==> flow/design.v <==
module ari_unit #(parameter width =16,parameter MSB=32)  
(      input      [width-1:0] A,
       input      [width-1:0] B,
       input                  clk,
       input                  rest,
       input      [1:0]       alu_fun,
       input                  ari_EN,
       output reg [width-1:0] ari_out,  
       output reg             carry_out,
       output reg             ari_flag
       );
       reg  [width-1:0] ari_out_reg;  
 always @(posedge clk or negedge rest)  
       begin 
         if(!rest)
        ari_out <='b0;
      else
          ari_out <=ari_out_reg;
       end  
 always @(*)
      begin 
        carry_out=1'b0;
        ari_flag=1'b0;
        ari_out_reg='b0;
        if(ari_EN)
          begin
          case(alu_fun)    
          2'b00: begin
                 { carry_out,ari_out_reg}=A+B;
                  ari_flag=1'b1;
                  end 
          2'b01:begin
                {carry_out,ari_out_reg}=A-B;                  
                 ari_flag=1'b1;
                end                               
          2'b10:begin
                ari_out_reg=A*B;
                ari_flag=1'b1;
                end                                 
          2'b11:begin
                if(B=='b0)
                  ari_out_reg={width{1'b1}};  
                else
                  ari_out_reg=A/B;
                ari_flag=1'b1;
               end                   
          default: ari_out_reg='b0; 
          endcase
        end  
        else
            begin
            ari_out_reg='b0;
            end   
      end
  endmodule   
module cmp_unit #(parameter width =16)  
(      input      [width-1:0] A,
       input      [width-1:0] B,
       input                  clk,
       input                  rest,
       input      [1:0]       alu_fun,
       input                  cmp_EN,
       output reg [width-1:0] cmp_out,
       output reg             cmp_flag
       );
       reg [width-1:0]  cmp_out_reg; 
 always @(posedge clk or negedge rest)   
       begin 
         if(!rest)
        cmp_out <='b0;
      else
          cmp_out <=cmp_out_reg;
       end  
 always @(*)
      begin 
        cmp_flag=1'b0;
        cmp_out_reg=1'b0;
        if(cmp_EN)
          begin
              case(alu_fun)    
              2'b00: begin
                        cmp_out_reg='b0;
                        cmp_flag=1'b1;
                     end                                       
              2'b01:begin
                     if(A==B)
                       begin
                        cmp_out_reg='b1;
                        cmp_flag=1'b1;
                       end 
                      else
                        begin
                        cmp_out_reg='b0;
                        end
                    end
              2'b10:begin
                     if(A>B)
                       begin
                        cmp_out_reg='b10;
                        cmp_flag=1'b1;
                       end 
                      else
                        begin
                        cmp_out_reg='b0;
                        end
                    end
              2'b11:begin
                     if(A<B)
                       begin
                        cmp_out_reg='b11;
                        cmp_flag=1'b1;
                       end 
                      else
                        begin
                        cmp_out_reg='b0;
                        end
                    end
              default: cmp_out_reg='b0; 
              endcase
       end        
       else
          begin
          cmp_out_reg='b0;
          end 
      end
  endmodule   
module log_unit #(parameter width =16)  
(      input      [width-1:0] A,
       input      [width-1:0] B,
       input                  clk,
       input                  rest,
       input      [1:0]       alu_fun,
       input                  log_EN,
       output reg [width-1:0] log_out,
       output reg             log_flag
       );
       reg  [width-1:0] log_out_reg; 
 always @(posedge clk or negedge rest)   
       begin 
         if(!rest)
        log_out <=1'b0;
      else
          log_out <=log_out_reg;
       end  
 always @(*)
      begin 
        log_flag=1'b0;
        log_out_reg='b0;
        if(log_EN)
        begin  
             case(alu_fun)    
             2'b00: begin                    
                        log_out_reg=A&B;
                        log_flag=1'b1;
                    end                                     
            2'b01:begin     
                        log_out_reg=A|B;
                        log_flag=1'b1;
                   end     
            2'b10:begin                  
                        log_out_reg=~(A&B);
                        log_flag=1'b1;
                  end                    
           2'b11:begin           
                        log_out_reg=~(A|B);
                        log_flag=1'b1;
                 end                  
           default: log_out_reg='b0; 
          endcase  
        end
        else
            begin
            log_out_reg='b0;
            end
      end      
  endmodule   
module shift_unit #(parameter width =16)  
(      input      [width-1:0] A,
       input      [width-1:0] B,
       input                  clk,
       input                  rest,
       input      [1:0]       alu_fun,
       input                  shift_EN,
       output reg [(width*2)-1:0] shift_out,
       output reg             shift_flag
       );
       reg  [(width*2)-1:0]  shift_out_reg; 
 always @(posedge clk or negedge rest)   
       begin 
         if(!rest)
        shift_out <='b0;
      else
          shift_out <=shift_out_reg;
       end  
 always @(*)
      begin 
        shift_flag=1'b0;
        shift_out_reg='b0;
        if(shift_EN)
          begin
          case(alu_fun)    
              2'b00:begin              
                        shift_out_reg=A>>1;
                        shift_flag=1'b1;
                    end                                   
              2'b01:begin
                        shift_out_reg=A<<1;
                        shift_flag=1'b1;
                    end                 
              2'b10:begin
                        shift_out_reg=B>>1;
                        shift_flag=1'b1;
                    end 
              2'b11:begin   
                        shift_out_reg=B<<1;
                        shift_flag=1'b1;
                    end 
             default: shift_out_reg='b0; 
             endcase  
          end
          else
             begin
             shift_out_reg='b0;
             end
      end       
  endmodule   
module dec_unit   
(     
       input           [1:0]     alu_fun,
       output    reg             ari_EN,
       output    reg             log_EN,
       output    reg             cmp_EN,
       output    reg             shift_EN
       );
 always @(*)  
       begin 
       ari_EN=1'b0;
       log_EN=1'b0;
       cmp_EN=1'b0;
       shift_EN=1'b0;
       casex(alu_fun)
         2'b00:ari_EN=1'b1;
         2'b11:shift_EN=1'b1;
         2'b10:cmp_EN=1'b1;
         2'b01:log_EN=1'b1;
         default: begin
                   ari_EN=1'b0;
                   log_EN=1'b0;
                   cmp_EN=1'b0;
                   shift_EN=1'b0;
                  end
       endcase           
       end         
endmodule 
module ALU_TOP #(parameter wid =16,parameter MB=32)   
  (
   input  wire [wid-1:0] A,
   input  wire [wid-1:0] B,
   input  wire [3:0]     alu_fun,
   input  wire           clk,
   input  wire           rest,
   output wire  [wid-1:0]  ari_out,   
   output wire            carry_out,
   output wire            ari_flag,
   output wire  [wid-1:0] log_out,
   output wire            log_flag,
   output wire  [wid-1:0] cmp_out,
   output wire            cmp_flag,
   output wire  [wid-1:0] shift_out,
   output wire            shift_flag
   ); 
  wire  AR_EN,LO_EN,CM_EN,SH_EN; 
  wire [1:0]  ms,ls;
  assign ms=alu_fun[1:0];
  assign ls=alu_fun[3:2];
  ari_unit U_arithmatic (
  .A(A),
  .B(B),
  .clk(clk),
  .rest(rest),
  .alu_fun(ms),
  .ari_EN(AR_EN),
  .ari_out(ari_out),
  .carry_out(carry_out),
  .ari_flag(ari_flag)
  );
  cmp_unit U_compare (
  .A(A),
  .B(B),
  .clk(clk),
  .rest(rest),
  .alu_fun(ms),
  .cmp_EN(CM_EN),
  .cmp_out(cmp_out),
  .cmp_flag(cmp_flag)
  );
  log_unit U_logic (
  .A(A),
  .B(B),
  .clk(clk),
  .rest(rest),
  .alu_fun(ms),
  .log_EN(LO_EN),
  .log_out(log_out),
  .log_flag(log_flag)
  );
  shift_unit U_shift (
  .A(A),
  .B(B),
  .clk(clk),
  .rest(rest),
  .alu_fun(ms),
  .shift_EN(SH_EN),
  .shift_out(shift_out),
  .shift_flag(shift_flag)
  );
  dec_unit U_decoder (
  .alu_fun(ls),
  .cmp_EN(CM_EN),
  .ari_EN(AR_EN),
  .shift_EN(SH_EN),
  .log_EN(LO_EN)
  );
endmodule 
Tool chain data of ALU_TOP --
What the tools print for ALU_TOP, step after step. Lines are those of the file above, counted from 1. Not given: --
Inputs: design top ALU_TOP, clock port clk, library sky130hd, library corner tt_025C_1v80

Elaborated design --
Yosys after proc, flatten, opt, wreduce and memory -nomap, before mapping. Enables and synchronous resets that opt folds into registers are not counted as muxes. Memory bits, and registers merged into a memory's read port (data or address), are not among the register bits. Print and check cells are not counted.
Cells by class: add/subtract/negate cells 2, multiply operators 1, divide/modulo/power cells 1, order comparisons 2, equal/unequal tests 7, muxes and demuxes 27, bitwise operators 4, reductions and logical operators 9
Operators with widths (count):
- divider 16 x 16 -> 16 bit | 1
- multiplier 16 x 16 -> 16 bit | 1
- parallel mux 16 bit (select 4 bit) | 4
- 2-to-1 mux 16 bit | 5
- NOT 16 bit | 2
- adder 16 x 16 -> 17 bit | 1
- subtractor 16 x 16 -> 17 bit | 1
- > comparator 16 bit | 1
- < comparator 16 bit | 1
- equality test 16 bit | 1
- bitwise AND 16 bit | 1
- bitwise OR 16 bit | 1
- logical NOT 16 bit | 1
- OR reduction 3 bit | 4
- 2-to-1 mux 1 bit | 10
- equality test 2 bit with constant B | 4
- parallel mux 1 bit (select 2 bit) | 4
- equality test 2 x 1 -> 1 bit with constant B | 2
- logical NOT 2 bit | 2
- OR reduction 4 bit | 1
- parallel mux 1 bit (select 4 bit) | 1
- 2-to-1 mux 2 bit | 2
- parallel mux 1 bit (select 3 bit) | 1
- OR reduction 2 bit | 1
Word-level totals: flip-flop bits (word level) 64, input port bits 38, output and inout bits 69, elaborated cells 57

Longest topological paths --
Yosys ltp: most cells in a row. Word level: on the elaborated netlist, between registers, memories and ports. Mapped: between sequential cells and ports; inverters and the memories' decode and read muxes count.
Logic depth: depth after elaboration 4, ABC_AREA 0, mapped depth 134, gate-level depth less buffers 124

Netlist --
The flow's flattened synthesis, as Yosys stat reports it; memories are mapped. The netlist is that of the ABC_AREA named above (0 if unset); the other value can give another one.
Cell types:
- sky130_fd_sc_hd__ha_1 | count 236, total area 2.95E+03 um2
- sky130_fd_sc_hd__fa_1 | count 82, total area 1.64E+03 um2
- sky130_fd_sc_hd__dfrtp_1 | count 50, total area 1251.2 um2
- sky130_fd_sc_hd__xnor2_1 | count 86, total area 753.222 um2
- sky130_fd_sc_hd__nor2_1 | count 197, total area 739.459 um2
- sky130_fd_sc_hd__a21oi_1 | count 139, total area 695.667 um2
- sky130_fd_sc_hd__nand2_1 | count 185, total area 694.416 um2
- sky130_fd_sc_hd__inv_1 | count 168, total area 630.605 um2
- sky130_fd_sc_hd__o21ai_0 | count 82, total area 410.394 um2
- sky130_fd_sc_hd__xor2_1 | count 46, total area 402.886 um2
- sky130_fd_sc_hd__a21o_1 | count 42, total area 315.302 um2
- sky130_fd_sc_hd__mux4_2 | count 14, total area 315.302 um2
- sky130_fd_sc_hd__clkbuf_1 | count 68, total area 255.245 um2
- sky130_fd_sc_hd__nor3_1 | count 51, total area 255.245 um2
- sky130_fd_sc_hd__o21a_1 | count 34, total area 255.245 um2
- sky130_fd_sc_hd__mux2i_1 | count 21, total area 210.202 um2
- sky130_fd_sc_hd__mux2_2 | count 17, total area 191.434 um2
- sky130_fd_sc_hd__a211oi_1 | count 23, total area 172.666 um2
Not listed: further types 71, cells in them 395.
Synthesis totals: cell count 1936, cell area after synthesis 14978.1 um2, sequential part of the area 1251.2 um2, mapped flip-flops 50, buffers 98
By module: a second synthesis without flattening, with its own total; a netlist apart from the flattened one above.
Second synthesis, totals: cells (unflattened synthesis) 1981, area total of the unflattened synthesis 15581.2 um2
Rows give one instance, submodules left out.
By module:
- ari_unit | instances 1, cells 1745, area 13001.2 um2, sequential area 400.4 um2
- shift_unit | instances 1, cells 91, area 1124.8 um2, sequential area 425.4 um2
- log_unit | instances 1, cells 56, area 789.5 um2, sequential area 400.4 um2
- cmp_unit | instances 1, cells 85, area 639.4 um2, sequential area 50.0 um2
- dec_unit | instances 1, cells 4, area 26.3 um2, sequential area 0.0 um2
- ALU_TOP | instances 1, cells 0, area 0.0 um2, sequential area 0.0 um2

Path before layout --
Path of least setup slack by OpenSTA after synthesis, without wires, with an ideal clock, recovery checks aside; 20% of the period is set as input and as output delay. Where synthesis merged equal registers, the netlist keeps one of their names.
Path after synthesis: path type in2reg, from input B[0], to register U_arithmatic.ari_out[0], period 35.0 ns, input delay 7.000 ns, library setup time 0.129 ns, time at the first pin 7.000 ns, data arrival time 32.253 ns, required time 34.871 ns, path slack 2.618 ns, path delay 25.382 ns, stages 122, path buffers 11, period reached after synthesis 32.382 ns
"path delay" = arrival - input delay + setup time. "stages": output pins that drive a net of the path, with the launching flip-flop's if there is one; two outputs of one cell count as two. "period reached after synthesis" = period - worst setup slack (recovery checks aside). The figure is calculated, with input and output delays left at 20% of the set period. The rows between start and end are the longest chain of elaborated cells between them; the timing report does not say that the signal goes this way. Where chains are equally long, one stands for them. Each line given opens the expression or statement behind the cell; cells for indexed reads and writes are added by Yosys, which also makes memories of some case tables.
On the way, after synthesis: cell sequence sky130_fd_sc_hd__clkbuf_1 -> sky130_fd_sc_hd__clkinv_1 -> sky130_fd_sc_hd__ha_1 -> sky130_fd_sc_hd__a21oi_1 -> sky130_fd_sc_hd__ha_1 -> sky130_fd_sc_hd__or2_2 -> sky130_fd_sc_hd__nand3_1 -> sky130_fd_sc_hd__nor2_1 -> sky130_fd_sc_hd__mux2_2 -> sky130_fd_sc_hd__ha_1 -> sky130_fd_sc_hd__nor2_1 -> sky130_fd_sc_hd__a211o_1 -> sky130_fd_sc_hd__nor2_1 -> sky130_fd_sc_hd__nor2_1 -> sky130_fd_sc_hd__a21oi_1 -> sky130_fd_sc_hd__ha_1 -> sky130_fd_sc_hd__o21a_1 -> sky130_fd_sc_hd__o21a_1 -> [86 not listed] -> sky130_fd_sc_hd__a31oi_1 -> sky130_fd_sc_hd__a21o_1 -> sky130_fd_sc_hd__nand2_1 -> sky130_fd_sc_hd__a21o_1 -> sky130_fd_sc_hd__clkbuf_1 -> sky130_fd_sc_hd__nand2_1 -> sky130_fd_sc_hd__o21ai_0 -> sky130_fd_sc_hd__ha_1 -> sky130_fd_sc_hd__a21boi_0 -> sky130_fd_sc_hd__o21a_1 -> sky130_fd_sc_hd__o21ai_0 -> sky130_fd_sc_hd__nand2b_1 -> sky130_fd_sc_hd__a21oi_1 -> sky130_fd_sc_hd__nor2b_1 -> sky130_fd_sc_hd__o21ai_0 -> sky130_fd_sc_hd__nand2b_1 -> sky130_fd_sc_hd__a211oi_1 -> sky130_fd_sc_hd__o41ai_1, length of the longest elaborated chain 4, elaborated cells on any way between the ends 8, source lines of those cells 7, those cells by class add/sub: 2; mul: 1; div: 1; mux: 3; reduce/logical: 1
RTL lines, path after synthesis:
- start: declaration | RTL line 258 | input  wire [wid-1:0] B,
- divider 16 x 16 -> 16 bit | RTL line 44 | ari_out_reg=A/B;
- 2-to-1 mux 16 bit | RTL line 41 | if(B=='b0)
- parallel mux 16 bit (select 4 bit) | RTL line 27 | case(alu_fun)
- 2-to-1 mux 16 bit | RTL line 25 | if(ari_EN)
- end: assignment | RTL line 16 | ari_out <='b0;
- end: assignment | RTL line 18 | ari_out <=ari_out_reg;
- end: declaration | RTL line 8 | output reg [width-1:0] ari_out,

Timing after layout --
From the final timing report of flow run 1: the path of least setup slack in the routed layout; clock arrival at registers is part of the times.
Path after layout: path type in2reg, from input B[6], to register U_arithmatic.ari_out[0], period 35.0 ns, input delay 7.00 ns, library setup time 0.12 ns, time at the first pin 7.00 ns, data arrival time 31.23 ns, required time 35.19 ns, path slack 3.96 ns, stages 118, path buffers 14
The rows between start and end are the longest chain of elaborated cells between them; the timing report does not say that the signal goes this way. Where chains are equally long, one stands for them.
On the way, after layout: cell sequence sky130_fd_sc_hd__buf_6 -> sky130_fd_sc_hd__buf_8 -> sky130_fd_sc_hd__or4_4 -> sky130_fd_sc_hd__nor3_4 -> sky130_fd_sc_hd__and3_4 -> sky130_fd_sc_hd__a21oi_2 -> sky130_fd_sc_hd__a21oi_2 -> sky130_fd_sc_hd__ha_1 -> sky130_fd_sc_hd__or3_4 -> sky130_fd_sc_hd__and2_4 -> sky130_fd_sc_hd__mux2_4 -> sky130_fd_sc_hd__ha_4 -> sky130_fd_sc_hd__nor2_4 -> sky130_fd_sc_hd__a211o_1 -> sky130_fd_sc_hd__nor2_4 -> sky130_fd_sc_hd__nor2_1 -> sky130_fd_sc_hd__a21oi_1 -> sky130_fd_sc_hd__ha_1 -> [82 not listed] -> sky130_fd_sc_hd__a21o_1 -> sky130_fd_sc_hd__a2111o_1 -> sky130_fd_sc_hd__o211ai_1 -> sky130_fd_sc_hd__a31oi_1 -> sky130_fd_sc_hd__a21o_1 -> sky130_fd_sc_hd__nand2_2 -> sky130_fd_sc_hd__a21o_4 -> sky130_fd_sc_hd__buf_4 -> sky130_fd_sc_hd__buf_4 -> sky130_fd_sc_hd__nand2_2 -> sky130_fd_sc_hd__nor3_4 -> sky130_fd_sc_hd__a211o_1 -> sky130_fd_sc_hd__ha_1 -> sky130_fd_sc_hd__a21o_1 -> sky130_fd_sc_hd__a21oi_1 -> sky130_fd_sc_hd__o2bb2ai_1 -> sky130_fd_sc_hd__o21ai_1 -> sky130_fd_sc_hd__o41ai_2, length of the longest elaborated chain 4, elaborated cells on any way between the ends 5, source lines of those cells 4, those cells by class div: 1; mux: 3; reduce/logical: 1
RTL lines, path after layout:
- start: declaration | RTL line 258 | input  wire [wid-1:0] B,
- divider 16 x 16 -> 16 bit | RTL line 44 | ari_out_reg=A/B;
- 2-to-1 mux 16 bit | RTL line 41 | if(B=='b0)
- parallel mux 16 bit (select 4 bit) | RTL line 27 | case(alu_fun)
- 2-to-1 mux 16 bit | RTL line 25 | if(ari_EN)
- end: assignment | RTL line 16 | ari_out <='b0;
- end: assignment | RTL line 18 | ari_out <=ari_out_reg;
- end: declaration | RTL line 8 | output reg [width-1:0] ari_out,

FLOW RESULTS
============

Flow measurements of ALU_TOP on sky130hd: 2 stored runs with different settings, listed in no order. Input and output delays are each 20% of the period that was set; the output load is 0.01 pF.
"clock period reached" = clock period - worst setup slack. The figure is calculated, with input and output delays left at 20% of the set period.
"critical setup path time" means the part of the period allowed to the worst setup path (the constraints hold back 20% at inputs and 20% at outputs) less its slack; where the path has registers, the arrival times of their clocks count too.
"total design power": no workload was simulated; the value follows from the tool's default switching activity.

[flow run 1] flow files
==> flow/run.sh <==
#!/bin/bash
# the make line also repeats the synthesis and layout settings of config.mk as NAME=value (left out here)
make -C /OpenROAD-flow-scripts/flow DESIGN_CONFIG=/design/flow/config.mk WORK_HOME=/design/flow/orfs CLKGATE_MAP_FILE= finish
==> flow/config.mk <==
export PLATFORM = sky130hd
export DESIGN_NAME = ALU_TOP
export DESIGN_NICKNAME = ALU_TOP
export VERILOG_FILES = /design/flow/design.v
export SDC_FILE = /design/flow/constraint.sdc
export NUM_CORES = 4
export LEC_CHECK = 0
export CAP_MARGIN = 20
export CORE_MARGIN = 2
export CORE_UTILIZATION = 40
export GPL_ROUTABILITY_DRIVEN = 0
export PLACE_DENSITY_LB_ADDON = 0.23
export SETUP_SLACK_MARGIN = 5.0
export SLEW_MARGIN = 15
export TNS_END_PERCENT = 45
==> flow/constraint.sdc <==
create_clock -name core_clock -period 35.0 [get_ports {clk}]
set_input_delay 7.0000 -clock core_clock [delete_from_list [all_inputs] [get_ports {clk}]]
set_output_delay 7.0000 -clock core_clock [all_outputs]
set_load 0.01 [all_outputs]

[flow run 1] result: chip area in the Yosys report 14,978.1 um2; die footprint 39,008.2 um2; standard-cell area of the final layout 19,715.2 um2; utilization after routing 53.6%; setup slack of the worst path 3.957 ns; sum of negative setup slack 0.000 ns; total design power 744.5 uW; clock period reached 31.043 ns; critical setup path time 24.04 ns; critical path type in2reg

[flow run 2] flow files
==> flow/run.sh <==
#!/bin/bash
# the make line also repeats the synthesis and layout settings of config.mk as NAME=value (left out here)
make -C /OpenROAD-flow-scripts/flow DESIGN_CONFIG=/design/flow/config.mk WORK_HOME=/design/flow/orfs CLKGATE_MAP_FILE= finish
==> flow/config.mk <==
export PLATFORM = sky130hd
export DESIGN_NAME = ALU_TOP
export DESIGN_NICKNAME = ALU_TOP
export VERILOG_FILES = /design/flow/design.v
export SDC_FILE = /design/flow/constraint.sdc
export NUM_CORES = 4
export LEC_CHECK = 0
export CAP_MARGIN = 0
export CELL_PAD_IN_SITES_DETAIL_PLACEMENT = 2
export CORE_ASPECT_RATIO = 0.56
export CORE_MARGIN = 3
export CORE_UTILIZATION = 25
export CTS_CLUSTER_DIAMETER = 330
export CTS_CLUSTER_SIZE = 58
export GPL_ROUTABILITY_DRIVEN = 0
export GPL_TIMING_DRIVEN = 0
export MAX_ROUTING_LAYER = met4
export PLACE_DENSITY_LB_ADDON = 0.23
export SETUP_SLACK_MARGIN = 5.0
export SLEW_MARGIN = 40
export TNS_END_PERCENT = 45
==> flow/constraint.sdc <==
create_clock -name core_clock -period 35.0 [get_ports {clk}]
set_input_delay 7.0000 -clock core_clock [delete_from_list [all_inputs] [get_ports {clk}]]
set_output_delay 7.0000 -clock core_clock [all_outputs]
set_load 0.01 [all_outputs]

[flow run 2] result: chip area in the Yosys report 14,978.1 um2; die footprint 63,009.7 um2; standard-cell area of the final layout 20,587.2 um2; utilization after routing 35.1%; setup slack of the worst path 1.920 ns; sum of negative setup slack 0.000 ns; total design power 853.4 uW; clock period reached 33.080 ns; critical setup path time 26.08 ns; critical path type in2reg
